==> flow/design.v <==
module bitonic_comp #(parameter DATA_WIDTH = 8, POLARITY = 0)
(clk, reset, valid, A, B, H, L, done);
input clk;
input reset;
input valid;
input [DATA_WIDTH-1:0] A;
input [DATA_WIDTH-1:0] B;
output [DATA_WIDTH-1:0] H;
output [DATA_WIDTH-1:0] L;
output done;
reg [DATA_WIDTH-1:0] H_r;
reg [DATA_WIDTH-1:0] L_r;
reg done_r;
wire comp;
assign comp = A < B;
assign H = H_r;
assign L = L_r;
assign done = done_r;
always @(posedge clk) begin
	if(reset) begin
		H_r <= 0;
		L_r <= 0;
		done_r <= 0;
	end else if(valid) begin
		if(POLARITY) begin
			H_r <= comp ? B : A;
			L_r <= comp ? A : B;
		end else begin
			H_r <= comp ? A : B;
			L_r <= comp ? B : A;
		end
		done_r <= 1;
	end else begin
		H_r <= 0;
		L_r <= 0;
		done_r <= 0;
	end
end
endmodule
module bitonic_node #(parameter DATA_WIDTH = 8, NODE_ORDER = 1, NODE_DWIDTH = 8, POLARITY = 1)
(clk, reset, valid, data_in, done, data_out);
input clk;
input reset;
input valid;
input [NODE_DWIDTH-1:0] data_in;
output done;
output [NODE_DWIDTH-1:0] data_out;
localparam NUM_COMP = 2**(NODE_ORDER-1);
genvar i_comp;
wire [NUM_COMP-1:0] nodes_done;
assign done = &nodes_done;
generate for(i_comp = 0; i_comp < NUM_COMP; i_comp = i_comp + 1) begin : comp_gen
	wire [DATA_WIDTH-1:0] A;
	wire [DATA_WIDTH-1:0] B;
	wire [DATA_WIDTH-1:0] H;
	wire [DATA_WIDTH-1:0] L;
	assign A = data_in[DATA_WIDTH*(i_comp + 1)-1-:DATA_WIDTH];
	assign B = data_in[DATA_WIDTH*(i_comp + 1 + NUM_COMP)-1-:DATA_WIDTH];
	assign data_out[DATA_WIDTH*(i_comp + 1)-1-:DATA_WIDTH] = H;
	assign data_out[DATA_WIDTH*(i_comp + 1 + NUM_COMP)-1-:DATA_WIDTH] = L;
	bitonic_comp #(.DATA_WIDTH(DATA_WIDTH), .POLARITY(POLARITY)) comp_constr (.clk(clk), .reset(reset), .valid(valid), .A(A), .B(B), .H(H), .L(L), .done(nodes_done[i_comp]));
end endgenerate
endmodule
module bitonic_block
#(parameter DATA_WIDTH = 8, BLOCK_DEPTH = 1, POLARITY = 0)
(clk, reset, data_in, valid, done, data_out);
input clk;
input reset;
input [2**BLOCK_DEPTH*DATA_WIDTH-1:0] data_in;
input valid;
output done;
output [2**BLOCK_DEPTH*DATA_WIDTH-1:0] data_out;
localparam T_WIDTH = 2**BLOCK_DEPTH*DATA_WIDTH;
localparam STATE_NUMS = $clog2(BLOCK_DEPTH + 1);
wire [T_WIDTH-1:0] bstage_outs [BLOCK_DEPTH:0];
wire [BLOCK_DEPTH:0] bstage_ready;
assign bstage_outs[0] = data_in;
assign bstage_ready[0] = valid;
assign done = bstage_ready[BLOCK_DEPTH] == 1;
assign data_out = done ? bstage_outs[BLOCK_DEPTH] : 0;
genvar i_bstage;
genvar i_node;
generate for(i_bstage = 0; i_bstage < BLOCK_DEPTH; i_bstage = i_bstage + 1) begin : bstage_gen
	localparam n_nodes = 2**i_bstage;
	wire [n_nodes-1:0] nodes_ready;
	assign bstage_ready[i_bstage + 1] = &nodes_ready;
	for(i_node = 0; i_node < n_nodes; i_node = i_node + 1) begin : node_gen
		localparam NODE_DWIDTH = DATA_WIDTH * 2**(BLOCK_DEPTH - i_bstage);
		wire [NODE_DWIDTH-1:0] node_data_in;
		assign node_data_in = bstage_outs[i_bstage][NODE_DWIDTH*(i_node+1)-1-:NODE_DWIDTH];
		wire [NODE_DWIDTH-1:0] node_data_out;
		bitonic_node #(.DATA_WIDTH(DATA_WIDTH), .NODE_ORDER(BLOCK_DEPTH - i_bstage), .NODE_DWIDTH(NODE_DWIDTH), .POLARITY(POLARITY)) node_constr (.clk(clk), .reset(reset), .valid(bstage_ready[i_bstage]), .data_in(node_data_in), .done(nodes_ready[i_node]), .data_out(node_data_out));
		assign bstage_outs[i_bstage+1][NODE_DWIDTH*(i_node+1)-1-:NODE_DWIDTH] = node_data_out;
	end
end endgenerate
endmodule
module bitonic_top
#(parameter NUM_INPUT = 16, DATA_WIDTH = 8)
(clk, reset, data_in, valid, done, data_out);
input clk;
input reset;
input [NUM_INPUT * DATA_WIDTH - 1:0] data_in;
input valid;
output done;
output [NUM_INPUT * DATA_WIDTH - 1:0] data_out;
localparam STAGES = $clog2(NUM_INPUT);
localparam ALL_WIDTH = NUM_INPUT * DATA_WIDTH;
wire [ALL_WIDTH - 1:0] stage_data [STAGES:0];
wire [STAGES:0] stage_ready;
assign stage_data[0] = data_in;
assign stage_ready[0] = valid;
assign done = stage_ready[STAGES] == 1;
assign data_out = stage_data[STAGES];
genvar i_stage;
genvar i_block;
generate for(i_stage = 0; i_stage < STAGES; i_stage = i_stage + 1) begin : stages_gen
	localparam BLOCK_COUNT = NUM_INPUT/(2**(i_stage+1));
	localparam BLOCK_DWIDTH = DATA_WIDTH*2**(i_stage+1);
	localparam BLOCK_DEPTH = i_stage + 1;
	wire [BLOCK_COUNT - 1:0] blks_done;
	assign stage_ready[i_stage+1] = &blks_done;
	for(i_block = 0; i_block < BLOCK_COUNT; i_block = i_block + 1) begin
		wire [BLOCK_DWIDTH-1:0] block_in;
		wire [BLOCK_DWIDTH-1:0] block_out;
		assign block_in = stage_data[i_stage][BLOCK_DWIDTH*(i_block+1)-1-:BLOCK_DWIDTH];
		assign stage_data[i_stage+1][BLOCK_DWIDTH*(i_block+1)-1-:BLOCK_DWIDTH] = block_out;
		bitonic_block #(.DATA_WIDTH(DATA_WIDTH), .BLOCK_DEPTH(BLOCK_DEPTH), .POLARITY(i_block%2)) blk_const (.clk(clk), .reset(reset), .data_in(block_in), .data_out(block_out), .done(blks_done[i_block]), .valid(stage_ready[i_stage]));
	end
end endgenerate
endmodule
==> reports on bitonic_top <==
======== Step by step through the tools: bitonic_top ========
Each step is given for the RTL above and for the edited RTL.
Lines under "original" count in the file above, lines under "edited" in the edited file.
"difference": "edited" minus "original" as printed here. "relative change": 100 x difference / "original".
Operators: Yosys type, input widths -> output width; for muxes data width and select width s.
Library cell names are shortened.
A cell with n/a has no value.
set-up
  top module .............................. bitonic_top
  clock input ............................. clk
  standard-cell library ................... sky130hd
  corner .................................. tt_025C_1v80

======== The edit ========
The edit as a unified diff against the file above.
This change comes from a script, not from a designer. The edited design behaves differently; no optimisation was intended.
begin of diff
@@ -96,5 +96,5 @@
 endmodule
 module bitonic_top
-#(parameter NUM_INPUT = 16, DATA_WIDTH = 8)
+#(parameter NUM_INPUT = 16, DATA_WIDTH = 10)
 (clk, reset, data_in, valid, done, data_out);
 input clk;
end of diff

======== Word level ========
Yosys after proc, flatten, opt, wreduce and memory -nomap, before mapping. Enables and synchronous resets that opt folds into registers are not counted as muxes. Print and check cells are not counted. Equal cells are merged and count once.
cells by class
  what                              original  edited  difference  relative change (%)
  magnitude comparators             80        80      0           0.00
  reductions and logical operators  10        10      0           0.00
  bitwise gates (word level)        10        10      0           0.00
  mux-type cells                    185       185     0           0.00
operator list
  cell             original  edited  difference  relative change (%)
  $mux 8           160       0       -160        -100.00
  $mux 10          0         160     +160        n/a
  $lt 8x8->1       80        0       -80         -100.00
  $lt 10x10->1     0         80      +80         n/a
  $mux 16          8         0       -8          -100.00
  $mux 20          0         8       +8          n/a
  $mux 32          4         0       -4          -100.00
  $mux 40          0         4       +4          n/a
  $mux 64          2         0       -2          -100.00
  $mux 80          0         2       +2          n/a
  $mux 128         1         0       -1          -100.00
  $mux 160         0         1       +1          n/a
  $mux 1           10        10      0           0.00
  $not 1->1        10        10      0           0.00
  $reduce_or 2->1  10        10      0           0.00
storage and ports
  what                         original  edited  difference  relative change (%)
  output and inout bits        129       161     +32         +24.81
  input bits                   131       163     +32         +24.43
  flip-flop bits (word level)  1290      1610    +320        +24.81

======== Longest topological paths ========
Longest topological path by Yosys (ltp), each cell counted once; first at word level (registers and memories cut), then after technology mapping (sequential cells cut; the memories' decode and read muxes count).
depth
  what                          original  edited  difference  relative change (%)
  word-level depth              3         3       0           0.00
  ABC_AREA                      0         0       n/a         n/a
  depth in mapped cells         13        12      -1          -7.69
  depth with buffers taken out  7         7       0           0.00

======== Mapped cells and area ========
The flow's flattened synthesis, as Yosys stat reports it; memories are mapped. The netlist is that of the ABC_AREA named above (0 if unset); the other value can give another one.
cell types
  cell      original  edited  difference  relative change (%)
  nand2_1   600       1202    +602        +100.33
  mux2i_1   354       940     +586        +165.54
  o211ai_1  533       65      -468        -87.80
  nand3_1   1199      798     -401        -33.44
  dfxtp_1   1290      1610    +320        +24.81
  nand4b_1  300       0       -300        -100.00
  a32oi_1   297       0       -297        -100.00
  o21ai_0   408       689     +281        +68.87
  a21oi_1   532       809     +277        +52.07
  or3_1     241       7       -234        -97.10
  mux2_2    198       0       -198        -100.00
  ha_1      560       720     +160        +28.57
  a21o_1    64        184     +120        +187.50
  inv_1     420       518     +98         +23.33
  and2_1    296       376     +80         +27.03
  nand2b_1  3         61      +58         +1933.33
  a31oi_1   14        70      +56         +400.00
  o211ai_2  55        0       -55         -100.00
The list need not be complete.
mapped netlist
  what                              original   edited     difference  relative change (%)
  flip-flops                        1290       1610       +320        +24.81
  buffer cells                      711        602        -109        -15.33
  area of sequential cells (sq mm)  0.0258248  0.0322309  +0.0064061  +24.81
  mapped cells                      8527       8965       +438        +5.14
  synthesis area (sq mm)            0.0754624  0.0783264  +0.0028640  +3.80
By module: a second synthesis without flattening, with its own total; a netlist apart from the flattened one above.
second synthesis, totals
  what                                             original   edited    difference  relative change (%)
  cell total of the unflattened synthesis          6831       8697      +1866       +27.32
  area total of the unflattened synthesis (sq mm)  0.0680353  0.085238  +0.0172027  +25.28
Rows give one instance, submodules left out.
modules, original
  module         area (sq mm)  sequential area (sq mm)  cells  times used
  bitonic_comp   0.000787      0.0003403                76     56
  bitonic_comp   0.000787      0.0003403                76     24
  bitonic_block  0.0018643     0                        289    1
  bitonic_block  0.0002653     0                        39     2
  bitonic_block  0.0002653     0                        39     2
  bitonic_block  0.0001264     0                        17     4
  bitonic_block  0.0001264     0                        17     4
  bitonic_block  0.0004905     0                        73     1
  bitonic_block  0.0004905     0                        73     1
  bitonic_node   0.0000063     0                        1      8
  bitonic_top    0.0000313     0                        5      1
  bitonic_node   0.0000088     0                        1      3
  bitonic_node   0.0000063     0                        1      4
  bitonic_node   0.0000163     0                        3      1
original: Further modules, not shown: 3.
modules, edited
  module         area (sq mm)  sequential area (sq mm)  cells  times used
  bitonic_comp   0.0009897     0.0004204                97     56
  bitonic_comp   0.0009897     0.0004204                97     24
  bitonic_block  0.0021033     0                        359    1
  bitonic_block  0.0003341     0                        49     2
  bitonic_block  0.0003341     0                        49     2
  bitonic_block  0.0006168     0                        91     1
  bitonic_block  0.0006168     0                        91     1
  bitonic_block  0.0001539     0                        22     4
  bitonic_block  0.0001539     0                        22     4
  bitonic_node   0.0000063     0                        1      8
  bitonic_top    0.0000313     0                        5      1
  bitonic_node   0.0000088     0                        1      3
  bitonic_node   0.0000063     0                        1      4
  bitonic_node   0.0000163     0                        3      1
edited: Further modules, not shown: 3.

======== Timing after synthesis ========
Source: OpenSTA report_checks on the synthesized netlist (no wires, ideal clock, input and output delay 20% of the period each), path of least setup slack; recovery checks are left aside. Register names are those of the netlist, which keeps one name where synthesis merged equal registers.
timing after synthesis
  what                           original                                                                                                          edited                                                                                                            difference  relative change (%)
  kind                           reg-to-reg                                                                                                        reg-to-reg                                                                                                        n/a         n/a
  start point                    register (name not given)                                                                                         register (name not given)                                                                                         n/a         n/a
  end point                      register stages_gen[2].genblk1[0].blk_const.bstage_gen[0].node_gen[0].node_constr.comp_gen[2].comp_constr.L_r[7]  register stages_gen[1].genblk1[3].blk_const.bstage_gen[0].node_gen[0].node_constr.comp_gen[0].comp_constr.H_r[8]  n/a         n/a
  arrival (ns)                   2.627                                                                                                             2.814                                                                                                             +0.187      +7.12
  delay of the path (ns)         2.697                                                                                                             2.884                                                                                                             +0.187      +6.93
  clock period (ns)              3.0                                                                                                               3.0                                                                                                               0.0         0.00
  driving pins on the path       14                                                                                                                13                                                                                                                -1          -7.14
  time at the first pin (ns)     0.000                                                                                                             0.000                                                                                                             0.000       n/a
  path slack (ns)                0.303                                                                                                             0.116                                                                                                             -0.187      n/a
  data required time (ns)        2.930                                                                                                             2.930                                                                                                             0.000       0.00
  synthesis period reached (ns)  2.697                                                                                                             2.884                                                                                                             +0.187      +6.93
"delay of the path" = arrival - input delay + setup time.
"driving pins on the path" counts driving pins, that of a launching flip-flop among them; a cell with two outputs on the path counts twice.
"synthesis period reached" = period - worst setup slack (recovery checks aside). The figure is calculated, with input and output delays left at 20% of the set period.
Between the ends stands the longest chain of elaborated cells between them, by number of cells; it is not shown to be the way that was timed. Of several equally long chains one is given.
Each line given opens the expression or statement behind the cell; cells for indexed reads and writes are added by Yosys, which also makes memories of some case tables.
A register here has more assigning lines than the two given.
between the ends, after synthesis, original
  path through ............................ dfxtp_1 -> buf_6 -> clkbuf_1 -> clkbuf_1 -> buf_2 -> buf_2 -> nand2_1 -> ha_1 -> nand3_1 -> o211ai_1 -> o21ai_1 -> buf_2 -> nand3_1 -> a21oi_1
  length of the longest elaborated chain .. 3
  elaborated cells on any way between the ends .. 6
  source lines of those cells ............. 3
  classes of those cells .................. 1 x compare; 3 x mux; 1 x logic; 1 x reduce/logical
RTL lines, path after synthesis, original
  what           line  RTL
  $mux 32        80    assign data_out = done ? bstage_outs[BLOCK_DEPTH] : 0;
  $lt 8x8->1     15    assign comp = A < B;
  $mux 8         30    L_r <= comp ? B : A;
  end, assigned  27    L_r <= comp ? A : B;
  end, assigned  30
  end, declared  12    reg [DATA_WIDTH-1:0] L_r;
between the ends, after synthesis, edited
  path through ............................ dfxtp_1 -> buf_4 -> clkbuf_1 -> clkbuf_1 -> clkbuf_1 -> nand2_1 -> ha_1 -> a211oi_1 -> nor2_1 -> o311a_1 -> clkbuf_1 -> or3_1 -> a21oi_1
  length of the longest elaborated chain .. 3
  elaborated cells on any way between the ends .. 6
  source lines of those cells ............. 3
  classes of those cells .................. 1 x compare; 3 x mux; 1 x logic; 1 x reduce/logical
RTL lines, path after synthesis, edited
  what           line  RTL
  $mux 20        80    assign data_out = done ? bstage_outs[BLOCK_DEPTH] : 0;
  $lt 10x10->1   15    assign comp = A < B;
  $mux 10        26    H_r <= comp ? B : A;
  end, assigned  26
  end, assigned  29    H_r <= comp ? A : B;
  end, declared  11    reg [DATA_WIDTH-1:0] H_r;

======== Timing after layout ========
From the final timing report of each run of set A: the path of least setup slack in the routed layout; clock arrival at registers is part of the times.
timing post-layout
  what                        original                                                                                                          edited                                                                                                            difference  relative change (%)
  kind                        reg-to-reg                                                                                                        reg-to-output                                                                                                     n/a         n/a
  start point                 register stages_gen[3].genblk1[0].blk_const.bstage_gen[0].node_gen[0].node_constr.comp_gen[6].comp_constr.L_r[6]  register stages_gen[3].genblk1[0].blk_const.bstage_gen[3].node_gen[7].node_constr.comp_gen[0].comp_constr.done_r  n/a         n/a
  end point                   register stages_gen[3].genblk1[0].blk_const.bstage_gen[1].node_gen[1].node_constr.comp_gen[2].comp_constr.L_r[3]  output data_out[98]                                                                                               n/a         n/a
  driving pins on the path    9                                                                                                                 5                                                                                                                 -4          -44.44
  arrival (ns)                3.40                                                                                                              2.14                                                                                                              -1.26       -37.06
  external output delay (ns)  n/a                                                                                                               0.56                                                                                                              n/a         n/a
  path slack (ns)             0.11                                                                                                              0.09                                                                                                              -0.02       n/a
  time at the first pin (ns)  0.76                                                                                                              0.81                                                                                                              +0.05       +6.58
  data required time (ns)     3.51                                                                                                              2.23                                                                                                              -1.28       -36.47
  clock period (ns)           2.79                                                                                                              2.79                                                                                                              0.00        0.00
Between the ends stands the longest chain of elaborated cells between them, by number of cells; it is not shown to be the way that was timed. Of several equally long chains one is given.
A register here has more assigning lines than the two given.
between the ends, post-layout, original
  path through ............................ dfxtp_1 -> inv_1 -> ha_1 -> and3_1 -> a221o_1 -> a31oi_4 -> mux2_2 -> o211ai_1 -> buf_4
  length of the longest elaborated chain .. 2
  elaborated cells on any way between the ends .. 2
  source lines of those cells ............. 2
  classes of those cells .................. 1 x compare; 1 x mux
RTL lines, path post-layout, original
  what             line  RTL
  start, declared  12    reg [DATA_WIDTH-1:0] L_r;
  start, assigned  27    L_r <= comp ? A : B;
  start, assigned  30    L_r <= comp ? B : A;
  $lt 8x8->1       15    assign comp = A < B;
  $mux 8           30
  end, assigned    27
  end, assigned    30
  end, declared    12
between the ends, post-layout, edited
  path through ............................ dfxtp_4 -> buf_4 -> clkbuf_16 -> and2_1 -> clkdlybuf4s50_1
  length of the longest elaborated chain .. 1
  elaborated cells on any way between the ends .. 1
  source lines of those cells ............. 1
  classes of those cells .................. 1 x mux
RTL lines, path post-layout, edited
  what             line  RTL
  start, declared  13    reg done_r;
  start, assigned  23    done_r <= 0;
  start, assigned  32    done_r <= 1;
  $mux 160         80    assign data_out = done ? bstage_outs[BLOCK_DEPTH] : 0;
  end, declared    105   output [NUM_INPUT * DATA_WIDTH - 1:0] data_out;

======== Measured runs ========
Runs of the flow (Yosys, OpenROAD) on both versions; the two runs of a pair have the same settings. The constraints put input and output delay at 20% of the set period each and load the outputs with 0.01 pF.
flow settings, set A
  period_ns ............................... 2.79
  CAP_MARGIN .............................. 20
  CORE_MARGIN ............................. 2
  CORE_UTILIZATION ........................ 40
  SLEW_MARGIN ............................. 20
measured results, set A
  what                                     original   edited     difference  relative change (%)
  standard-cell area after layout (sq mm)  0.0860613  0.0918556  +0.0057943  +6.73
  smallest hold slack (ns)                 0.437      0.340      -0.097      n/a
  clock period achieved (ns)               2.676      2.701      +0.025      +0.93
  lowest setup slack (ns)                  0.114      0.089      -0.025      n/a
  area inside the die boundary (sq mm)     0.192146   0.199371   +0.007225   +3.76
  final utilization (%)                    45.9       47.2       +1.3        n/a
  netlist area reported by Yosys (sq mm)   0.0754624  0.0783264  +0.0028640  +3.80
flow settings, set B
  CORE_ASPECT_RATIO ....................... 1.79
  CORE_UTILIZATION ........................ 59
  CTS_CLUSTER_DIAMETER .................... 24
  CTS_CLUSTER_SIZE ........................ 96
  PLACE_DENSITY_LB_ADDON .................. 0.18
  SETUP_SLACK_MARGIN ...................... 0.09
  TNS_END_PERCENT ......................... 10
  period_ns ............................... 2.2
  CAP_MARGIN .............................. 20
  CORE_MARGIN ............................. 2
  SLEW_MARGIN ............................. 20
measured results, set B
  what                                     original   edited     difference  relative change (%)
  standard-cell area after layout (sq mm)  0.0964012  0.105337   +0.0089358  +9.27
  smallest hold slack (ns)                 0.329      0.144      -0.185      n/a
  clock period achieved (ns)               2.696      2.978      +0.282      +10.46
  lowest setup slack (ns)                  -0.496     -0.778     -0.282      n/a
  area inside the die boundary (sq mm)     0.130902   0.135812   +0.004910   +3.75
  final utilization (%)                    75.9       80.0       +4.1        n/a
  netlist area reported by Yosys (sq mm)   0.0754624  0.0783264  +0.0028640  +3.80
By "clock period achieved" is meant the clock period of the run minus its worst setup slack. This is arithmetic on one report: input and output delays are still those of the set period (20% each).
